==> flow/design.v <==
`timescale 1ns/1ns
module MIPS(input clk, rst,
	output [31:0] imem_addr, input [31:0] imem_data,
	output [31:0] dmem_addr, output [31:0] dmem_wdata, output dmem_we, input [31:0] dmem_rdata);
	wire Is_SV, MemtoReg, Reg_Write, Mem_Read, Mem_Write ,  Branch, ALUsrc, ld;
	wire [1:0] regDst, writeDst, Jump;
	wire [2:0] ALUOp;
	wire [3:0] ALUOperation;
	wire [5:0] func, opcode;
	Data_path DP(clk , rst  , MemtoReg , Reg_Write , Mem_Read, Mem_Write , Branch , ALUsrc ,  ld , regDst ,   writeDst , Jump , ALUOperation, func, opcode,
		imem_addr, imem_data, dmem_addr, dmem_wdata, dmem_we, dmem_rdata);
	controller CU(opcode , MemtoReg , Reg_Write , Mem_Read ,Mem_Write ,  Branch , ALUsrc , ld , regDst ,  writeDst , Jump , ALUOp);
	ALU_control ALU_CU(func , ALUOp , ALUOperation);
endmodule
`timescale 1ns/1ns
module Data_path (input clk , reset , MemtoReg , Reg_Write , Mem_Read, Mem_Write  , Branch , ALUsrc ,  ld ,input [1:0] regDst ,   writeDst , Jump , input[3:0] ALUOperation, output [5:0]func, opcode,
  output [31:0] imem_addr, input [31:0] imem_data, output [31:0] dmem_addr, output [31:0] dmem_wdata, output dmem_we, input [31:0] dmem_rdata);
  wire [31:0] adrToPC, PC_out, PC_inc_out, Extend_data, instruction, WritetoReg_data,
  high_out, low_out, write_data, Read_data1, Read_data2, Operand_data2, branch_data
  , Mem_read_value , shifted_ext , adr_inc_out , concated;
  wire [63:0] ALU_result;
  wire Zero;
  wire [4:0] write_reg;
  wire [27:0] shifted_inst;
  PC CUT_PC(clk , reset, adrToPC , PC_out);
  PC_inc CUT_PCinc(PC_out, PC_inc_out);
  Sign_extend CUT_SE(instruction[15:0] , Extend_data);
  assign imem_addr = PC_out;
  assign instruction = imem_data;
  Mux4to1_32bit CUT_mux4_32( WritetoReg_data , PC_inc_out, high_out , low_out , writeDst , write_data);
  Mux3to1_5bit CUT_mux3_5( instruction[20:16] , instruction[15:11], 5'b11111, regDst , write_reg);
  Register_file CUT_RF(clk , reset ,  instruction[25:21] , instruction[20:16] , write_reg , write_data , Reg_Write , Read_data1 ,Read_data2);
  Mux2to1_32bit CUT_mux2_32( Read_data2 ,Extend_data , ALUsrc , Operand_data2);
  Shl2_32 CUT_shl2(Extend_data , shifted_ext);
  address_inc CUT_inc_adr( PC_inc_out, shifted_ext , adr_inc_out);
  assign can_branch = Zero & Branch;
  Mux2to1_32bit CUT3_mux2_32( PC_inc_out , adr_inc_out ,can_branch , branch_data);
  Shl2_26 CUT2_shl2( instruction[25:0] , shifted_inst);
  assign concated = {PC_inc_out[31:28], shifted_inst};
  Mux3to1_32bit CUT2_mux3_32( branch_data , concated, Read_data1 , Jump, adrToPC);
  ALU_32bit CUT_ALU(Read_data1, Operand_data2 , ALUOperation , ALU_result, Zero);
  REG32 High(reset, clk, ld, ALU_result[63:32], high_out);
  REG32 Low(reset, clk, ld, ALU_result[31:0], low_out);
  assign dmem_addr = ALU_result[31:0];
  assign dmem_wdata = Read_data2;
  assign dmem_we = Mem_Write;
  assign Mem_read_value = dmem_rdata;
  Mux2to1_32bit CUT2_mux2_32( ALU_result[31:0] , Mem_read_value ,MemtoReg , WritetoReg_data);
  assign func = instruction[5:0];
  assign opcode = instruction[31:26];
 endmodule
module controller (input [5:0] opcode , output reg MemtoReg , Reg_Write , Mem_Read , Mem_Write ,  Branch , ALUsrc , ld ,output reg [1:0] regDst ,  writeDst , Jump , output reg  [2:0] ALUOp);
	parameter [5:0] R_TYPE = 6'b000000;
	parameter [5:0] ADD_IMEDIATE = 6'b000001;  
	parameter [5:0] SLT_IMEDIATE = 6'b000010;  
	parameter [5:0] LOAD_WORD = 6'b000011;  
	parameter [5:0] SAVE_WORD = 6'b000100;  
	parameter [5:0] BRANCH_EQUAL = 6'b000101;  
	parameter [5:0] JUMP = 6'b000110;  
	parameter [5:0] JUMP_REG = 6'b000111;  
	parameter [5:0] JUMP_AND_LINK = 6'b001000;  
	always @ (*)
	begin 
		{MemtoReg , Reg_Write , Mem_Read , Branch , ALUsrc , ld, regDst , writeDst , Mem_Write ,  Jump , ALUOp} = 16'b0;
		Mem_Write = 1'b0;
		case (opcode)
		R_TYPE: begin  
			{regDst, Reg_Write, ALUsrc, MemtoReg, writeDst, Jump} = 9'b011000000;
			ALUOp = 3'b101;
		end
		ADD_IMEDIATE: begin  
			{regDst, Reg_Write, ALUsrc, MemtoReg, writeDst, Jump} = 9'b001100000;
			ALUOp = 3'b000;
		end
		SLT_IMEDIATE: begin  
			{regDst, Reg_Write, ALUsrc, MemtoReg, writeDst, Jump} = 9'b001100000;
			ALUOp = 3'b011;
		end	
		LOAD_WORD: begin  
			{regDst, MemtoReg, Reg_Write, Mem_Read, ALUsrc, writeDst, Jump} = 10'b0011110000;
			ALUOp = 3'b000;
			end	
		SAVE_WORD:begin  
			{ALUsrc, Mem_Write ,Jump} = 4'b1100;
			ALUOp = 3'b000;
			end
		BRANCH_EQUAL:begin  
			{Branch, Jump} = 3'b100;
			ALUOp = 3'b001;
		end
		JUMP:begin  
			{Jump} = 2'b01;
			end	
		JUMP_AND_LINK:begin  
			{Reg_Write, regDst, writeDst, Jump} = 7'b1100101;
			end
		JUMP_REG:begin  
			{Jump} = 2'b10;
			end		
		endcase
	end
endmodule 
module ALU_control(input [5:0] func , input [2:0] ALUop , output reg [3:0] ALUoperation);  
always @ (*)
	begin 
	  ALUoperation = 4'b0000;
	  case(ALUop)
	    0: ALUoperation = 4'b0000;  
	    1: ALUoperation = 4'b0111;  
	    2: ALUoperation = 4'b1000;  
	    3: ALUoperation = 4'b0110;  
	    4: ALUoperation = 4'b0010;  
	    5: case(func)
	         0: ALUoperation = 4'b0000;  
	         1: ALUoperation = 4'b0001;  
	         2: ALUoperation = 4'b0011;  
	         3: ALUoperation = 4'b0100;  
	         4: ALUoperation = 4'b0101;  
	         5: ALUoperation = 4'b0110;  
	         default: ALUoperation = 4'b0000;
	         endcase
	    default: ALUoperation = 4'b0000;
	     endcase
  end
endmodule
module ALU_32bit( input [31:0] In1 ,In2 , input [3:0] ALU_Sel ,output [63:0] Out, output Zero);
  reg [63:0] ALU_Result;
  reg temp_zero;
  always @(*)
  begin
      ALU_Result = 64'b0;
      temp_zero = 1'b0;
      case(ALU_Sel)
      4'b0000:  
       ALU_Result = In1 + In2; 
      4'b0001:  
       ALU_Result = In1 - In2;
      4'b0011:  
       ALU_Result = In1 & In2;
      4'b0100:  
       ALU_Result = In1 | In2;
      4'b0101:  
       ALU_Result = In1 ^ In2;
      4'b0110:  
       ALU_Result = ( In1 < In2 ) ? 32'd1 : 32'd0;
      4'b0111:  
       temp_zero = ( In1 == In2 ) ? 1'd1 : 1'd0  ;
      4'b1000:  
       temp_zero =  ( In1 == In2 ) ? 1'd0 : 1'd1;
        default: ALU_Result = 64'b0 ; 
      endcase
  end
  assign Out = ALU_Result;
  assign Zero = temp_zero;
endmodule
`timescale 1ns/1ns
module Register_file ( input clk, reset , input [4:0] Read_reg1 , Read_reg2 , write_reg ,  input [31:0] write_data , input reg_write ,output [31:0] Read_data1 ,Read_data2 );
	reg [31:0] Reg_data [0:31];
 	wire [31:0] test;
	assign test = Reg_data[9];
	integer i;
	assign Read_data1 = Reg_data[Read_reg1];
	assign Read_data2 = Reg_data[Read_reg2];
	always @ (posedge clk)
	begin 
		if ( reset )
			begin
				for ( i=0 ; i < 32 ; i = i+1)
					Reg_data [i] <= 0;
			end
		else 
			begin 
				if ( reg_write )
					if ( write_reg != 5'b0 )
						Reg_data[write_reg] <= write_data;
					else
					  Reg_data[write_reg] <= Reg_data[write_reg];
			end
	end
endmodule
`timescale 1ns/1ns
module REG32(input rst, clk, ld, input [31:0]data, output reg [31:0]out);
  always @(posedge clk) begin
      if(rst) out<=32'b0;
      else if(ld==1) out<=data;
      else out<=out;
  end
endmodule
`timescale 1ns/1ns
module PC(input clk , reset,  input [31:0] PC , 	output reg [31:0] PC_out);
	always @(posedge clk) begin
		if (reset)
			PC_out <=32'b0;
		else 
			PC_out <= PC;
	end
endmodule
module PC_inc ( input [31:0] PC , output [31:0] PC_inc_out);
	assign PC_inc_out = PC + 4;
endmodule
module address_inc( input [31:0] In1 , In2 , output [31:0] adr_inc_out);
	assign adr_inc_out = In1 + In2;
endmodule	
module Mux2to1_32bit( input [31:0] In1 , In2 ,input Sel , output [31:0]Out);
	assign Out = (Sel == 1'b0) ? In1 : 
	             (Sel == 1'b1) ? In2 : 32'bx;
endmodule
module Mux3to1_5bit( input [4:0] In1 , In2, In3 , input [1:0]Sel , output [4:0]Out);
	assign Out = (Sel == 2'b00) ? In1 : 
	             (Sel == 2'b01) ? In2 : 
	             (Sel == 2'b10) ? In3 : 5'bx;
endmodule
module Mux3to1_32bit( input [31:0] In1 , In2, In3 , input [1:0]Sel , output [31:0]Out);
	assign Out = (Sel == 2'b00) ? In1 : 
	             (Sel == 2'b01) ? In2 : 
	             (Sel == 2'b10) ? In3 : 32'bx;
endmodule
module Mux4to1_32bit( input [31:0] In1 , In2, In3 , In4 , input [1:0]Sel , output [31:0]Out);
	assign Out = (Sel == 2'b00) ? In1 : 
	             (Sel == 2'b01) ? In2 : 
	             (Sel == 2'b10) ? In3 : 
	             (Sel == 2'b11) ? In4 : 32'bx;
endmodule
module Sign_extend ( input [15:0] In , output reg [31:0] Out);
	integer i;
	always @ (*)
	begin 
		for ( i=16 ; i<32 ; i = i+1 )
		begin 
			Out [i] = In[15];
			Out [i-16] = In[i-16];
		end
	end
endmodule
module Shl2_32(input [31:0] In , 	output [31:0] Out);
    assign Out = {In[29:0], 2'b00};
endmodule
module Shl2_26(input [25:0] In , 	output [27:0] Out);
    assign Out = {In, 2'b00};
endmodule
Reports on MIPS:

Tool output for the design above, in the order of the flow.
Line numbers count from 1 in the design file above.
Library cell names are shortened.
Not given: n/a

* design top: MIPS
* clock: clk
* cell library: sky130hd
* timing corner: tt_025C_1v80

After elaboration:

Counts by Yosys on the flattened word-level netlist (proc, flatten, opt, wreduce; memories kept). Register bits leave out memories and registers merged into their read ports (data or address). Print and check cells are left out. Cells with the same type and inputs are merged into one.
Yosys's memory passes give these memory sizes; they may raise the number of words (mostly to a power of two), join words into wider ones and drop unused or constant bits.

* bits in latches: 0
* ROM bits: 224
* input port bits: 66
* register bits: 32
* memory bits (writable): 1024
* memories: 2
* output and inout port bits: 97

* equal/unequal tests: 26
* $mul: 0
* $lt $le $gt $ge: 1
* bitwise gates (word level): 5
* reductions and logical operators: 7
* multiplexer cells: 35
* div/mod/pow operators: 0
* add/subtract/negate cells: 4
* shifts and indexed selects: 0

Memories
* DP.CUT_RF.Reg_data: depth 32, bits a word 32, RTL line 158 `reg [31:0] Reg_data [0:31];`
* (name not given): depth 16, bits a word 14, RTL line 66 `case (opcode)`

Operators with widths (count)
* two-way mux 32 bit: 17
* parallel mux 32 bit (select 6 bit): 1
* adder 32 bit: 2
* adder 32 x 3 -> 32 bit with constant B: 1
* subtractor 32 bit: 1
* < comparator 32 bit: 1
* == test 32 bit: 1
* AND 32 bit: 1
* OR 32 bit: 1
* bitwise XOR 32 bit: 1
* parallel mux 4 bit (select 5 bit): 1
* == test 4 x 3 -> 1 bit with constant B: 4
* parallel mux 3 bit (select 5 bit): 1
* two-way mux 15 bit: 1
* two-way mux 5 bit: 3
* == test 6 x 2 -> 1 bit with constant B: 2
* == test 6 x 3 -> 1 bit with constant B: 2
* two-way mux 1 bit: 10
* == test 2 bit with constant B: 4
* logical NOT 2 bit: 4
* == test 2 x 1 -> 1 bit with constant B: 3
* == test 3 x 2 -> 1 bit with constant B: 2
* == test 3 bit with constant B: 2
* == test 6 x 1 -> 1 bit with constant B: 1
* nonzero test 5 bit: 1
* == test 4 x 1 -> 1 bit with constant B: 1
* == test 4 x 2 -> 1 bit with constant B: 1
* == test 4 bit with constant B: 1

Other operator kinds: 7; their cells: 7.

Depth:

Longest topological path by Yosys (ltp), each cell counted once; first at word level (registers and memories cut), then after technology mapping (sequential cells cut; the memories' decode and read muxes count).

* depth after elaboration: 12
* ABC_AREA: 0
* depth in mapped cells: 29
* depth with buffers taken out: 21

Netlist:

The flow's flattened synthesis, as Yosys stat reports it; memories are mapped. The netlist is that of the ABC_AREA named above (0 if unset); the other value can give another one.

* synthesis area: 61944.4 sq um
* cell count: 4894
* flip-flop cells: 1056
* buffer cells: 428

Cell types (count)
* edfxtp_1: 1024
* mux4_2: 548
* nor2_1: 1141
* mux2i_1: 170
* ha_1: 124
* clkbuf_1: 342
* a21oi_1: 199
* a22oi_1: 96
* nand2_1: 187
* dfxtp_1: 32
* o21ai_0: 126
* mux2_2: 46
* inv_1: 121
* nand2b_1: 55
* xnor2_1: 34
* o21bai_1: 37
* xor2_1: 28
* nand3_1: 47

Not listed: further types 79, cells in them 537.
The figures by module come from a second, unflattened synthesis with its own total; it is not the netlist above.

* cells (unflattened synthesis): 6450
* area (unflattened synthesis): 71409.7 sq um

Rows give one instance, submodules left out.

By module
* Register_file: instances 1, area 56145.1 sq um, cells 4605, sequential area 30749.5 sq um
* ALU_32bit: instances 1, area 5340.1 sq um, cells 818, sequential area 0.0 sq um
* REG32: instances 2, area 1163.6 sq um, cells 103, sequential area 640.6 sq um
* address_inc: instances 1, area 1745.4 sq um, cells 243, sequential area 0.0 sq um
* Mux2to1_32bit: instances 3, area 544.3 sq um, cells 36, sequential area 0.0 sq um
* PC: instances 1, area 863.3 sq um, cells 67, sequential area 640.6 sq um
* Mux4to1_32bit: instances 1, area 814.5 sq um, cells 39, sequential area 0.0 sq um
* Mux3to1_32bit: instances 1, area 714.4 sq um, cells 107, sequential area 0.0 sq um
* PC_inc: instances 1, area 580.6 sq um, cells 83, sequential area 0.0 sq um
* Shl2_32: instances 1, area 244.0 sq um, cells 33, sequential area 0.0 sq um
* Sign_extend: instances 1, area 240.2 sq um, cells 32, sequential area 0.0 sq um
* Shl2_26: instances 1, area 214.0 sq um, cells 29, sequential area 0.0 sq um
* controller: instances 1, area 206.4 sq um, cells 30, sequential area 0.0 sq um
* ALU_control: instances 1, area 123.9 sq um, cells 18, sequential area 0.0 sq um

Modules not listed: 3.

Timing after synthesis:

Path of least setup slack by OpenSTA after synthesis, without wires, with an ideal clock, recovery checks aside; 20% of the period is set as input and as output delay. Where synthesis merged equal registers, the netlist keeps one of their names.

* kind: input to output
* start point: input imem_data[21]
* end point: output dmem_addr[12]
* launch time at the first pin: 2100 ps
* external input delay: 2100 ps
* period: 10500 ps
* required time: 8400 ps
* path slack: 1264 ps
* data arrival time: 7136 ps
* stages: 15
* buffers on the path: 4
* external output delay: 2100 ps
* delay of the path: 5036 ps
* period reached after synthesis: 9236 ps

"delay of the path" is the arrival time less input delay plus setup time.
A path that ends at an output port has no setup time.
"stages" counts driving pins, that of a launching flip-flop among them; a cell with two outputs on the path counts twice.
"period reached after synthesis" is the clock period less the worst setup slack; recovery checks do not enter. This is arithmetic on one report: input and output delays are still those of the set period (20% each).
The rows between start and end are the longest chain of elaborated cells between them; the timing report does not say that the signal goes this way. Where chains are equally long, one stands for them.
A line is the first line of the expression or statement that the cell stems from. Yosys adds cells for indexed reads and writes and turns some case tables into memories.
The chain passes a memory read, where the word-level depth is cut; so it can be longer than that depth.

* path through: buf_2 -> clkbuf_1 -> buf_1 -> clkbuf_1 -> mux4_2 -> mux4_2 -> mux2i_1 -> ha_1 -> inv_1 -> fa_1 -> a31o_2 -> a31o_2 -> a2111o_1 -> a221o_1 -> a221o_1
* cells in the longest elaborated chain: 3
* elaborated cells between the ends (all ways): 7
* RTL lines with such cells: 7
* classes of those cells: add/sub: 2; mux: 1; logic: 3; memory: 1

Ends and longest elaborated chain, post-synthesis
* start, declared: RTL line 3 `output [31:0] imem_addr, input [31:0] imem_data,`
* memory (32 x 32 bit): RTL line 158 `reg [31:0] Reg_data [0:31];`
* subtractor 32 bit: RTL line 137 `ALU_Result = In1 - In2;`
* parallel mux 32 bit (select 6 bit): RTL line 133 `case(ALU_Sel)`
* end, declared: RTL line 4 `output [31:0] dmem_addr, output [31:0] dmem_wdata, output dmem_we, input [31:0] dmem_rdata);`

Path in the finished layout:

Path of least setup slack in the final report of run C (OpenROAD, finished layout, wires in). Where an end is a register, its clock arrival counts in the times.
The report prints the path's times to 10 ps; the period is as set.

* kind: input to output
* start point: input imem_data[16]
* end point: output dmem_addr[23]
* external output delay: 2080 ps
* required time: 8320 ps
* stages: 20
* external input delay: 2080 ps
* path slack: 750 ps
* buffers on the path: 6
* data arrival time: 7570 ps
* period: 10400 ps
* launch time at the first pin: 2080 ps

The rows between start and end are the longest chain of elaborated cells between them; the timing report does not say that the signal goes this way. Where chains are equally long, one stands for them.
The chain passes a memory read, where the word-level depth is cut; so it can be longer than that depth.

* path through: buf_16 -> buf_12 -> mux4_2 -> mux4_2 -> mux2_2 -> o21ai_1 -> ha_1 -> inv_1 -> o21bai_1 -> a21oi_1 -> buf_4 -> or3_1 -> o211ai_1 -> buf_4 -> or3_1 -> o21ai_0 -> buf_4 -> a221oi_1 -> o211ai_1 -> clkdlybuf4s50_1
* cells in the longest elaborated chain: 4
* elaborated cells between the ends (all ways): 8
* RTL lines with such cells: 8
* classes of those cells: add/sub: 2; mux: 2; logic: 3; memory: 1

Ends and longest elaborated chain, after layout
* start, declared: RTL line 3 `output [31:0] imem_addr, input [31:0] imem_data,`
* memory (32 x 32 bit): RTL line 158 `reg [31:0] Reg_data [0:31];`
* two-way mux 32 bit: RTL line 205 `assign Out = (Sel == 1'b0) ? In1 :`
* subtractor 32 bit: RTL line 137 `ALU_Result = In1 - In2;`
* parallel mux 32 bit (select 6 bit): RTL line 133 `case(ALU_Sel)`
* end, declared: RTL line 4 `output [31:0] dmem_addr, output [31:0] dmem_wdata, output dmem_we, input [31:0] dmem_rdata);`

## Implementation results

Below are 5 stored runs of the flow (Yosys, OpenROAD; platform sky130hd) on MIPS, each with its settings and what was measured, unordered. Constraints: input delay and output delay 20% of the set period each, output load 0.01 pF.
"reached clock period" means the clock period less the worst setup slack. The figure is calculated, with input and output delays left at 20% of the set period.
"critical path time" means the part of the period allowed to the worst setup path (the constraints hold back 20% at inputs and 20% at outputs) less its slack; where the path has registers, the arrival times of their clocks count too.
By "total power after layout" is meant OpenSTA's value without simulated activity: inputs other than the clock are taken to toggle once in ten clock periods, and the tool carries that through the logic.
"critical path time" is given in steps of 10 ps.

### Run A

Settings: `ABC_AREA=1`, `CAP_MARGIN=15`, `CELL_PAD_IN_SITES_DETAIL_PLACEMENT=1`, `CORE_ASPECT_RATIO=1.07`, `CORE_UTILIZATION=63`, `GPL_TIMING_DRIVEN=0`, `HOLD_SLACK_MARGIN=-0.0`, `MAX_ROUTING_LAYER=met5`, `PLACE_DENSITY_LB_ADDON=0.14`, `SLEW_MARGIN=30`, `period_ns=15.9`, `CORE_MARGIN=2`

Unfinished; error DPL-0033 in clock tree synthesis.

### Run B

Settings: `ABC_AREA=1`, `CORE_ASPECT_RATIO=1.44`, `CORE_UTILIZATION=34`, `GPL_ROUTABILITY_DRIVEN=1`, `GPL_TIMING_DRIVEN=0`, `HOLD_SLACK_MARGIN=-0.03`, `MIN_ROUTING_LAYER=met1`, `PLACE_DENSITY_LB_ADDON=0.01`, `TNS_END_PERCENT=90`, `period_ns=14.4`, `CAP_MARGIN=20`, `CORE_MARGIN=2`, `SLEW_MARGIN=20`

Unfinished; error GRT-0116 in routing.

### Run C

Settings: `CORE_UTILIZATION=40`, `SETUP_SLACK_MARGIN=0.67`, `period_ns=10.4`, `CAP_MARGIN=20`, `CORE_MARGIN=2`, `SLEW_MARGIN=20`

- Area of the synthesized netlist: 61944.4 sq um
- Die area: 158026.0 sq um
- Standard-cell area of the final layout: 71444.8 sq um
- Utilization after layout: 0.464
- Worst setup slack after layout: 750 ps
- Total negative slack: 0 ps
- Worst hold slack in the final report: 641 ps
- Total power after layout: 12.594 mW
- Reached clock period: 9650 ps
- Critical path time: 5490 ps
- Worst setup path kind: input to output

### Run D

Settings: `ABC_AREA=1`, `CAP_MARGIN=10`, `CELL_PAD_IN_SITES_DETAIL_PLACEMENT=2`, `CORE_ASPECT_RATIO=0.65`, `CORE_MARGIN=10`, `CORE_UTILIZATION=34`, `GPL_ROUTABILITY_DRIVEN=1`, `GPL_TIMING_DRIVEN=0`, `MAX_ROUTING_LAYER=met4`, `MIN_ROUTING_LAYER=met2`, `PLACE_DENSITY_LB_ADDON=0.25`, `SETUP_SLACK_MARGIN=2.99`, `TNS_END_PERCENT=15`, `period_ns=14.3`, `SLEW_MARGIN=20`

Unfinished; error GRT-0116 in routing.

### Run E

Settings: `ABC_AREA=1`, `CELL_PAD_IN_SITES_DETAIL_PLACEMENT=2`, `CELL_PAD_IN_SITES_GLOBAL_PLACEMENT=1`, `CORE_ASPECT_RATIO=0.62`, `CORE_UTILIZATION=40`, `CTS_CLUSTER_SIZE=15`, `GPL_TIMING_DRIVEN=0`, `MAX_ROUTING_LAYER=met4`, `PLACE_DENSITY_LB_ADDON=0.08`, `SETUP_SLACK_MARGIN=3.08`, `period_ns=10.5`, `CAP_MARGIN=20`, `CORE_MARGIN=2`, `SLEW_MARGIN=20`

Unfinished; error GRT-0116 in routing.
